==> flow/design.v <==
module ALU (
    input [15:0] data1,
    input [15:0] data2,
    input [3:0] alu_op,  
    output reg [15:0] result
);
    always @(*) begin
        case (alu_op)
            4'b0000: result = data1 + data2;  
            4'b0001: result = data1 - data2;  
            4'b0010: result = data1 & data2;  
            4'b0011: result = data1 | data2;  
            4'b0100: result = data1 ^ data2;  
            4'b0101: result = ~data1;         
            4'b0110: result = data1 << data2[3:0];  
            4'b0111: result = data1 >> data2[3:0];  
            4'b1000: result = (data1 < data2) ? 16'b1 : 16'b0;  
            default: result = 16'b0;
        endcase
    end
endmodule
module Control_Unit (
    input [15:0] instr,
    output reg [3:0] alu_op,
    output reg mem_read,
    output reg mem_write,
    output reg reg_write,
    output reg [3:0] write_reg
);
    always @(*) begin
        case(instr[15:12])
            4'b0000: begin  
                alu_op = 4'b0000;
                mem_read = 1'b0;
                mem_write = 1'b0;
                reg_write = 1'b0;
                write_reg = 4'b0000;
            end
            4'b0001: begin  
                alu_op = 4'b0000;
                mem_read = 1'b0;
                mem_write = 1'b0;
                reg_write = 1'b1;
                write_reg = instr[11:8];
            end
            4'b0010: begin  
                alu_op = 4'b0001;
                mem_read = 1'b0;
                mem_write = 1'b0;
                reg_write = 1'b1;
                write_reg = instr[11:8];
            end
            4'b0011: begin  
                alu_op = 4'b0010;
                mem_read = 1'b0;
                mem_write = 1'b0;
                reg_write = 1'b1;
                write_reg = instr[11:8];
            end
            4'b0100: begin  
                alu_op = 4'b0011;
                mem_read = 1'b0;
                mem_write = 1'b0;
                reg_write = 1'b1;
                write_reg = instr[11:8];
            end
            4'b0101: begin  
                alu_op = 4'b0000;  
                mem_read = 1'b1;
                mem_write = 1'b0;
                reg_write = 1'b1;
                write_reg = instr[11:8];
            end
            4'b0110: begin  
                alu_op = 4'b0000;  
                mem_read = 1'b0;
                mem_write = 1'b1;
                reg_write = 1'b0;
                write_reg = 4'b0000;
            end
            default: begin
                alu_op = 4'b0000;
                mem_read = 1'b0;
                mem_write = 1'b0;
                reg_write = 1'b0;
                write_reg = 4'b0000;
            end
        endcase
    end
endmodule
module Register_File (
    input clk,
    input reset,
    input [3:0] read_reg1,
    input [3:0] read_reg2,
    input [3:0] write_reg,
    input [15:0] write_data,
    input reg_write,
    output [15:0] reg_data1,
    output [15:0] reg_data2
);
    reg [15:0] registers [0:15];
    integer i;
    always @(posedge clk or posedge reset) begin
        if(reset) begin
            for(i=0;i<16;i=i+1)
                registers[i]<=16'b0;
                end
        else if (reg_write) begin
            registers[write_reg] <= write_data;
        end
    end
    assign reg_data1 = registers[read_reg1];
    assign reg_data2 = registers[read_reg2];
endmodule
module Hazard_Detection_Unit (
    input [15:0] if_id_instr,
    input id_ex_mem_read,
    input [3:0] id_ex_write_reg,
    output reg hazard_detected
);
    always @(*) begin
        hazard_detected = (id_ex_mem_read &&
                           (id_ex_write_reg == if_id_instr[11:8] ||
                            id_ex_write_reg == if_id_instr[7:4]));
    end
endmodule
module CPU (
    input clk, 
    input reset, 
    output [15:0] pc, 
    input [15:0] instr, 
    output [15:0] alu_out, 
    output mem_read, 
    output mem_write, 
    input [15:0] mem_data
);
    reg [15:0] pc_reg;
    reg [15:0] if_id_instr;
    reg [15:0] id_ex_reg_data1, id_ex_reg_data2;
    reg [3:0] id_ex_alu_op;
    reg [15:0] id_ex_instr;
    reg id_ex_mem_read, id_ex_mem_write, id_ex_reg_write;
    reg [3:0] id_ex_write_reg;
    wire [15:0] alu_result;
    wire hazard_detected;
    wire [15:0] rf_reg_data1, rf_reg_data2;
    wire [3:0] alu_op;
    wire reg_write;
    wire [3:0] write_reg;
    wire [15:0] write_data;
    reg [15:0] ex_mem_alu_result;
    reg ex_mem_mem_read, ex_mem_mem_write, ex_mem_reg_write;
    reg [3:0] ex_mem_write_reg;
    always @(posedge clk or posedge reset) begin
        if (reset) begin
            pc_reg <= 0;
            if_id_instr <= 16'b0;
        end else if (!hazard_detected) begin
            pc_reg <= pc_reg + 1;
            if_id_instr <= instr;
        end
    end
    Control_Unit cu (
        .instr(if_id_instr), 
        .alu_op(alu_op), 
        .mem_read(mem_read), 
        .mem_write(mem_write), 
        .reg_write(reg_write), 
        .write_reg(write_reg)
    );
    Register_File rf (
        .clk(clk), 
        .reset(reset),
        .read_reg1(if_id_instr[11:8]), 
        .read_reg2(if_id_instr[7:4]), 
        .write_reg(ex_mem_write_reg), 
        .write_data(write_data), 
        .reg_write(ex_mem_reg_write), 
        .reg_data1(rf_reg_data1), 
        .reg_data2(rf_reg_data2)
    );
    ALU alu (
        .data1(id_ex_reg_data1), 
        .data2(id_ex_reg_data2), 
        .alu_op(id_ex_alu_op), 
        .result(alu_result)
    );
    Hazard_Detection_Unit hdu (
        .if_id_instr(if_id_instr),
        .id_ex_mem_read(id_ex_mem_read),
        .id_ex_write_reg(id_ex_write_reg),
        .hazard_detected(hazard_detected)
    );
    assign pc = pc_reg;
    assign alu_out = ex_mem_alu_result;
    always @(posedge clk or posedge reset) begin
        if (reset) begin
            id_ex_reg_data1 <= 16'b0;
            id_ex_reg_data2 <= 16'b0;
            id_ex_alu_op <= 4'b0;
            id_ex_instr <= 16'b0;
            id_ex_mem_read <= 1'b0;
            id_ex_mem_write <= 1'b0;
            id_ex_reg_write <= 1'b0;
            id_ex_write_reg <= 4'b0;
        end else if (!hazard_detected) begin
            id_ex_reg_data1 <= rf_reg_data1;
            id_ex_reg_data2 <= rf_reg_data2;
            id_ex_alu_op <= alu_op;
            id_ex_instr <= if_id_instr;
            id_ex_mem_read <= mem_read;
            id_ex_mem_write <= mem_write;
            id_ex_reg_write <= reg_write;
            id_ex_write_reg <= write_reg;
        end
    end
    always @(posedge clk or posedge reset) begin
        if (reset) begin
            ex_mem_alu_result <= 16'b0;
            ex_mem_mem_read <= 1'b0;
            ex_mem_mem_write <= 1'b0;
            ex_mem_reg_write <= 1'b0;
            ex_mem_write_reg <= 4'b0;
        end else begin
            ex_mem_alu_result <= alu_result;
            ex_mem_mem_read <= id_ex_mem_read;
            ex_mem_mem_write <= id_ex_mem_write;
            ex_mem_reg_write <= id_ex_reg_write;
            ex_mem_write_reg <= id_ex_write_reg;
        end
    end
    assign write_data = ex_mem_mem_read ? mem_data : ex_mem_alu_result;
endmodule
Lab notebook: CPU

# From RTL to reports: CPU

Module CPU before and after one edit of its RTL, step after step.
Lines under "original" count in the file above, lines under "edited" in the edited file.
"change" is "edited" less "original", of the values as shown.
Library cell names are shortened.
The mark n/a stands for no value.

Design top: CPU
Clock port: clk
Cell library: sky130hd
Timing corner: tt_025C_1v80

# Diff

Unified diff, file above to edited file.
A script made this edit. It was not meant as an optimisation and need not keep what the design does.

```diff
@@ -130,5 +130,5 @@
     input reset, 
     output [15:0] pc, 
-    input [15:0] instr, 
+    input [14:0] instr, 
     output [15:0] alu_out, 
     output mem_read, 
```

# After elaboration

Source: Yosys, flattened and elaborated. Widths are those after wreduce. Registers that Yosys merges into a memory's read port (data or address) are not register bits. Print and check cells do not count. Equal cells are merged and count once.

Cells by class:

| item                             | original | edited | change |
| mux-type cells                   | 10       | 10     | 0 |
| reductions and logical operators | 23       | 23     | 0 |
| shifts and indexed selects       | 2        | 2      | 0 |
| $lt $le $gt $ge                  | 1        | 1      | 0 |
| equality and inequality tests    | 61       | 61     | 0 |
| add/sub/neg operators            | 3        | 3      | 0 |
| bitwise operators                | 4        | 4      | 0 |

Operator list:

| operator                                                 | original | edited | change |
| 4-bit by 3-bit == test with 1-bit output with constant B | 19       | 16     | -3 |
| 3-bit == test with constant B                            | 0        | 3      | +3 |
| 4-bit by 2-bit == test with 1-bit output with constant B | 10       | 8      | -2 |
| 3-bit by 2-bit == test with 1-bit output with constant B | 0        | 2      | +2 |
| 4-bit by 1-bit == test with 1-bit output with constant B | 5        | 4      | -1 |
| 3-bit by 1-bit == test with 1-bit output with constant B | 0        | 1      | +1 |

Operator kinds equal on both sides are left out: 23.

Storage and ports:

| item                        | original | edited | change |
| output and inout port bits  | 34       | 34     | 0 |
| bits of input ports         | 34       | 33     | -1 |
| flip-flop bits (word level) | 352      | 351    | -1 |

# Longest topological paths

Yosys ltp: most cells in a row. Word level: on the elaborated netlist, between registers, memories and ports. Mapped: between sequential cells and ports; inverters and the memories' decode and read muxes count.

Logic depth:

| item                          | original | edited | change |
| word-level depth              | 3        | 3      | 0 |
| ABC_AREA                      | 0        | 0      | n/a |
| gate-level depth with buffers | 14       | 13     | -1 |
| mapped depth without buffers  | 14       | 13     | -1 |

# Netlist

Yosys stat after the flow's synthesis: flattened, memories mapped to cells. It holds for the ABC_AREA given above (unset counts as 0); a run with the other value may have another netlist.

Synthesis totals:

| item                            | original | edited  | change |
| cell area after synthesis (µm²) | 18154.9  | 18246.2 | +91.3 |
| mapped flip-flops               | 348      | 347     | -1 |
| area of sequential cells (µm²)  | 8709.6   | 8684.6  | -25.0 |
| cell count                      | 1954     | 1975    | +21 |
| buffers                         | 167      | 157     | -10 |

Cell types:

| cell     | original | edited | change |
| nand2_1  | 199      | 163    | -36 |
| a21oi_1  | 211      | 234    | +23 |
| nor2_1   | 220      | 238    | +18 |
| a22oi_1  | 85       | 69     | -16 |
| mux2_2   | 21       | 33     | +12 |
| nand4_1  | 21       | 9      | -12 |
| inv_1    | 20       | 32     | +12 |
| nor2b_1  | 18       | 30     | +12 |
| o22ai_1  | 20       | 30     | +10 |
| nand3_1  | 49       | 40     | -9 |
| a31oi_1  | 15       | 7      | -8 |
| buf_4    | 13       | 5      | -8 |
| o21ai_1  | 9        | 1      | -8 |
| a32o_1   | 7        | 15     | +8 |
| nand2b_1 | 12       | 19     | +7 |
| a211oi_1 | 4        | 11     | +7 |
| o21ai_0  | 156      | 162    | +6 |
| buf_6    | 10       | 4      | -6 |

Cell types equal on both sides are left out: 16.
The list need not be complete.
By module: a second synthesis without flattening, with its own total; a netlist apart from the flattened one above.

Unflattened totals:

| item                               | original | edited  | change |
| cells (unflattened synthesis)      | 2055     | 2050    | -5 |
| area (unflattened synthesis) (µm²) | 22153.7  | 22092.4 | -61.3 |

Each row is one instance without its submodules.

By module, original:

| module                | sequential area (µm²) | area (µm²) | instances | cells |
| Register_File         | 6406.1                | 14358.8    | 1         | 1236 |
| ALU                   | 0.0                   | 3933.8     | 1         | 564 |
| CPU                   | 2402.3                | 3648.5     | 1         | 226 |
| Control_Unit          | 0.0                   | 122.6      | 1         | 18 |
| Hazard_Detection_Unit | 0.0                   | 90.1       | 1         | 11 |

By module, edited:

| module                | sequential area (µm²) | area (µm²) | instances | cells |
| Register_File         | 6406.1                | 14358.8    | 1         | 1236 |
| ALU                   | 0.0                   | 3933.8     | 1         | 564 |
| CPU                   | 2377.3                | 3587.2     | 1         | 221 |
| Control_Unit          | 0.0                   | 122.6      | 1         | 18 |
| Hazard_Detection_Unit | 0.0                   | 90.1       | 1         | 11 |

# Timing after synthesis

OpenSTA on the mapped netlist: ideal clock, no wires. The path of least setup slack (recovery checks aside). Input and output delay are each 20% of the period. Register names are those of the netlist, which keeps one name where synthesis merged equal registers.

Timing path after synthesis:

| item                          | original                       | edited                         | change |
| kind                          | flip-flop to flip-flop         | flip-flop to flip-flop         | n/a |
| start                         | register id_ex_reg_data2[4]    | register id_ex_reg_data2[4]    | n/a |
| end                           | register ex_mem_alu_result[15] | register ex_mem_alu_result[15] | n/a |
| path slack (ps)               | 550                            | 579                            | +29 |
| delay of the path (ps)        | 2950                           | 2921                           | -29 |
| buffers on the path           | 0                              | 0                              | 0 |
| period (ps)                   | 3500                           | 3500                           | 0 |
| library setup time (ps)       | 132                            | 120                            | -12 |
| stages on the path            | 13                             | 11                             | -2 |
| time at the first pin (ps)    | 0                              | 0                              | 0 |
| arrival time (ps)             | 2818                           | 2801                           | -17 |
| synthesis period reached (ps) | 2950                           | 2921                           | -29 |

"delay of the path" is the arrival time less input delay plus setup time.
"stages on the path": output pins that drive a net of the path, with the launching flip-flop's if there is one; two outputs of one cell count as two.
"synthesis period reached" = period - worst setup slack (recovery checks aside). The figure is calculated, with input and output delays left at 20% of the set period.
Between the ends stands the longest chain of elaborated cells between them, by number of cells; it is not shown to be the way that was timed. Of several equally long chains one is given.
Each line given opens the expression or statement behind the cell; cells for indexed reads and writes are added by Yosys, which also makes memories of some case tables.

Between the ends, after synthesis, original:
Cells stage by stage: dfrtp_1 or3_4 nor3_1 and3b_1 a31oi_1 xnor2_1 ha_1 and2_1 and3_2 a221o_1 a31oi_1 xnor2_1 o211ai_2
Length of the longest elaborated chain: 2
Elaborated cells on any way between the ends: 3
RTL lines with such cells: 3

Ends and longest elaborated chain, after synthesis, original:

| item                              | RTL line | text |
| from (decl)                       | 140      | `reg [15:0] id_ex_reg_data1, id_ex_reg_data2;` |
| from (assign)                     | 200      | `id_ex_reg_data2 <= 16'b0;` |
| from (assign)                     | 209      | `id_ex_reg_data2 <= rf_reg_data2;` |
| 16-bit subtractor                 | 10       | `4'b0001: result = data1 - data2;` |
| 16-bit case mux with 9-bit select | 8        | `case (alu_op)` |
| to (assign)                       | 220      | `ex_mem_alu_result <= 16'b0;` |
| to (assign)                       | 226      | `ex_mem_alu_result <= alu_result;` |
| to (decl)                         | 152      | `reg [15:0] ex_mem_alu_result;` |

Between the ends, after synthesis, edited:
Cells stage by stage: dfrtp_1 or4_4 nor3b_1 a21oi_1 xnor2_1 ha_1 a211oi_1 nor2_1 a2111oi_0 o21ai_0 a31o_1
Length of the longest elaborated chain: 2
Elaborated cells on any way between the ends: 3
RTL lines with such cells: 3

Ends and longest elaborated chain, after synthesis, edited:

| item                              | RTL line | text |
| from (decl)                       | 140      | `reg [15:0] id_ex_reg_data1, id_ex_reg_data2;` |
| from (assign)                     | 200      | `id_ex_reg_data2 <= 16'b0;` |
| from (assign)                     | 209      | `id_ex_reg_data2 <= rf_reg_data2;` |
| 16-bit subtractor                 | 10       | `4'b0001: result = data1 - data2;` |
| 16-bit case mux with 9-bit select | 8        | `case (alu_op)` |
| to (assign)                       | 220      | `ex_mem_alu_result <= 16'b0;` |
| to (assign)                       | 226      | `ex_mem_alu_result <= alu_result;` |
| to (decl)                         | 152      | `reg [15:0] ex_mem_alu_result;` |

# Path in the finished layout

From the final timing report of each run of set A: the path of least setup slack in the routed layout; clock arrival at registers is part of the times.
The path's times are printed in steps of 10 ps; the period is the one set.

Timing path after layout:

| item                       | original                       | edited                         | change |
| kind                       | flip-flop to flip-flop         | flip-flop to flip-flop         | n/a |
| start                      | register id_ex_reg_data2[4]    | register id_ex_reg_data2[6]    | n/a |
| end                        | register ex_mem_alu_result[15] | register ex_mem_alu_result[15] | n/a |
| library setup time (ps)    | 120                            | 110                            | -10 |
| time at the first pin (ps) | 560                            | 590                            | +30 |
| arrival time (ps)          | 3540                           | 3460                           | -80 |
| buffers on the path        | 2                              | 0                              | -2 |
| period (ps)                | 3500                           | 3500                           | 0 |
| stages on the path         | 15                             | 11                             | -4 |
| path slack (ps)            | 410                            | 520                            | +110 |

Between the ends stands the longest chain of elaborated cells between them, by number of cells; it is not shown to be the way that was timed. Of several equally long chains one is given.

Between the ends, after layout, original:
Cells stage by stage: dfrtp_1 or3_4 nor3_4 and3b_2 buf_4 nor2_2 xnor2_2 ha_1 buf_4 nand2_1 o21ai_2 a221o_1 a31oi_2 xnor2_1 o211ai_2
Length of the longest elaborated chain: 2
Elaborated cells on any way between the ends: 3
RTL lines with such cells: 3

Ends and longest elaborated chain, after layout, original:

| item                              | RTL line | text |
| from (decl)                       | 140      | `reg [15:0] id_ex_reg_data1, id_ex_reg_data2;` |
| from (assign)                     | 200      | `id_ex_reg_data2 <= 16'b0;` |
| from (assign)                     | 209      | `id_ex_reg_data2 <= rf_reg_data2;` |
| 16-bit subtractor                 | 10       | `4'b0001: result = data1 - data2;` |
| 16-bit case mux with 9-bit select | 8        | `case (alu_op)` |
| to (assign)                       | 220      | `ex_mem_alu_result <= 16'b0;` |
| to (assign)                       | 226      | `ex_mem_alu_result <= alu_result;` |
| to (decl)                         | 152      | `reg [15:0] ex_mem_alu_result;` |

Between the ends, after layout, edited:
Cells stage by stage: dfrtp_1 or4_4 and3b_1 a21oi_1 xnor2_1 ha_2 a21oi_1 a21oi_2 nor2_2 or3_1 a31o_1
Length of the longest elaborated chain: 2
Elaborated cells on any way between the ends: 3
RTL lines with such cells: 3

Ends and longest elaborated chain, after layout, edited:

| item                              | RTL line | text |
| from (decl)                       | 140      | `reg [15:0] id_ex_reg_data1, id_ex_reg_data2;` |
| from (assign)                     | 200      | `id_ex_reg_data2 <= 16'b0;` |
| from (assign)                     | 209      | `id_ex_reg_data2 <= rf_reg_data2;` |
| 16-bit subtractor                 | 10       | `4'b0001: result = data1 - data2;` |
| 16-bit case mux with 9-bit select | 8        | `case (alu_op)` |
| to (assign)                       | 220      | `ex_mem_alu_result <= 16'b0;` |
| to (assign)                       | 226      | `ex_mem_alu_result <= alu_result;` |
| to (decl)                         | 152      | `reg [15:0] ex_mem_alu_result;` |

# Layout results

Runs of the flow (Yosys, OpenROAD) on both versions; the two runs of a pair have the same settings. The constraints put input and output delay at 20% of the set period each and load the outputs with 0.01 pF.

Flow settings, set A:
CORE_UTILIZATION: 40
SETUP_SLACK_MARGIN: 1.5
period_ns: 3.5
CAP_MARGIN: 20
CORE_MARGIN: 2
SLEW_MARGIN: 20

Measured results, set A:

| item                                  | original | edited  | change |
| overall die area (µm²)                | 47106.4  | 47341.1 | +234.7 |
| standard-cell area after layout (µm²) | 25774.7  | 25543.2 | -231.5 |
| utilization after layout (%)          | 57.2     | 56.5    | -0.7 |
| clock period achieved (ps)            | 3093     | 2978    | -115 |
| lowest setup slack (ps)               | 407      | 522     | +115 |
| post-route setup TNS (ps)             | 0        | 0       | 0 |
| post-route worst hold slack (ps)      | 388      | 395     | +7 |
| synthesized cell area (µm²)           | 18154.9  | 18246.2 | +91.3 |
| power consumption (mW)                | 15.860   | 20.125  | +4.265 |

Flow settings, set B:
ABC_AREA: 0
CAP_MARGIN: 20
CELL_PAD_IN_SITES_DETAIL_PLACEMENT: 0
CELL_PAD_IN_SITES_GLOBAL_PLACEMENT: 0
CORE_UTILIZATION: 54
CTS_CLUSTER_SIZE: 94
MAX_ROUTING_LAYER: met4
SETUP_SLACK_MARGIN: -0.09
SLEW_MARGIN: 25
period_ns: 2.25
CORE_MARGIN: 2

Measured results, set B:

| item                                  | original | edited  | change |
| overall die area (µm²)                | 35103.8  | 35276.4 | +172.6 |
| standard-cell area after layout (µm²) | 23789.1  | 23734.0 | -55.1 |
| utilization after layout (%)          | 71.5     | 71.1    | -0.4 |
| clock period achieved (ps)            | 3158     | 2876    | -282 |
| lowest setup slack (ps)               | -908     | -626    | +282 |
| post-route setup TNS (ps)             | -8973    | -6304   | +2669 |
| synthesized cell area (µm²)           | 18154.9  | 18246.2 | +91.3 |
| power consumption (mW)                | 24.631   | 31.273  | +6.642 |

"clock period achieved" is the run's clock period less its worst setup slack. It is reckoned from that one timing run; input and output delays stay at 20% of the period that was set.
"power consumption" is the tool's figure for a default switching activity; nothing was simulated.
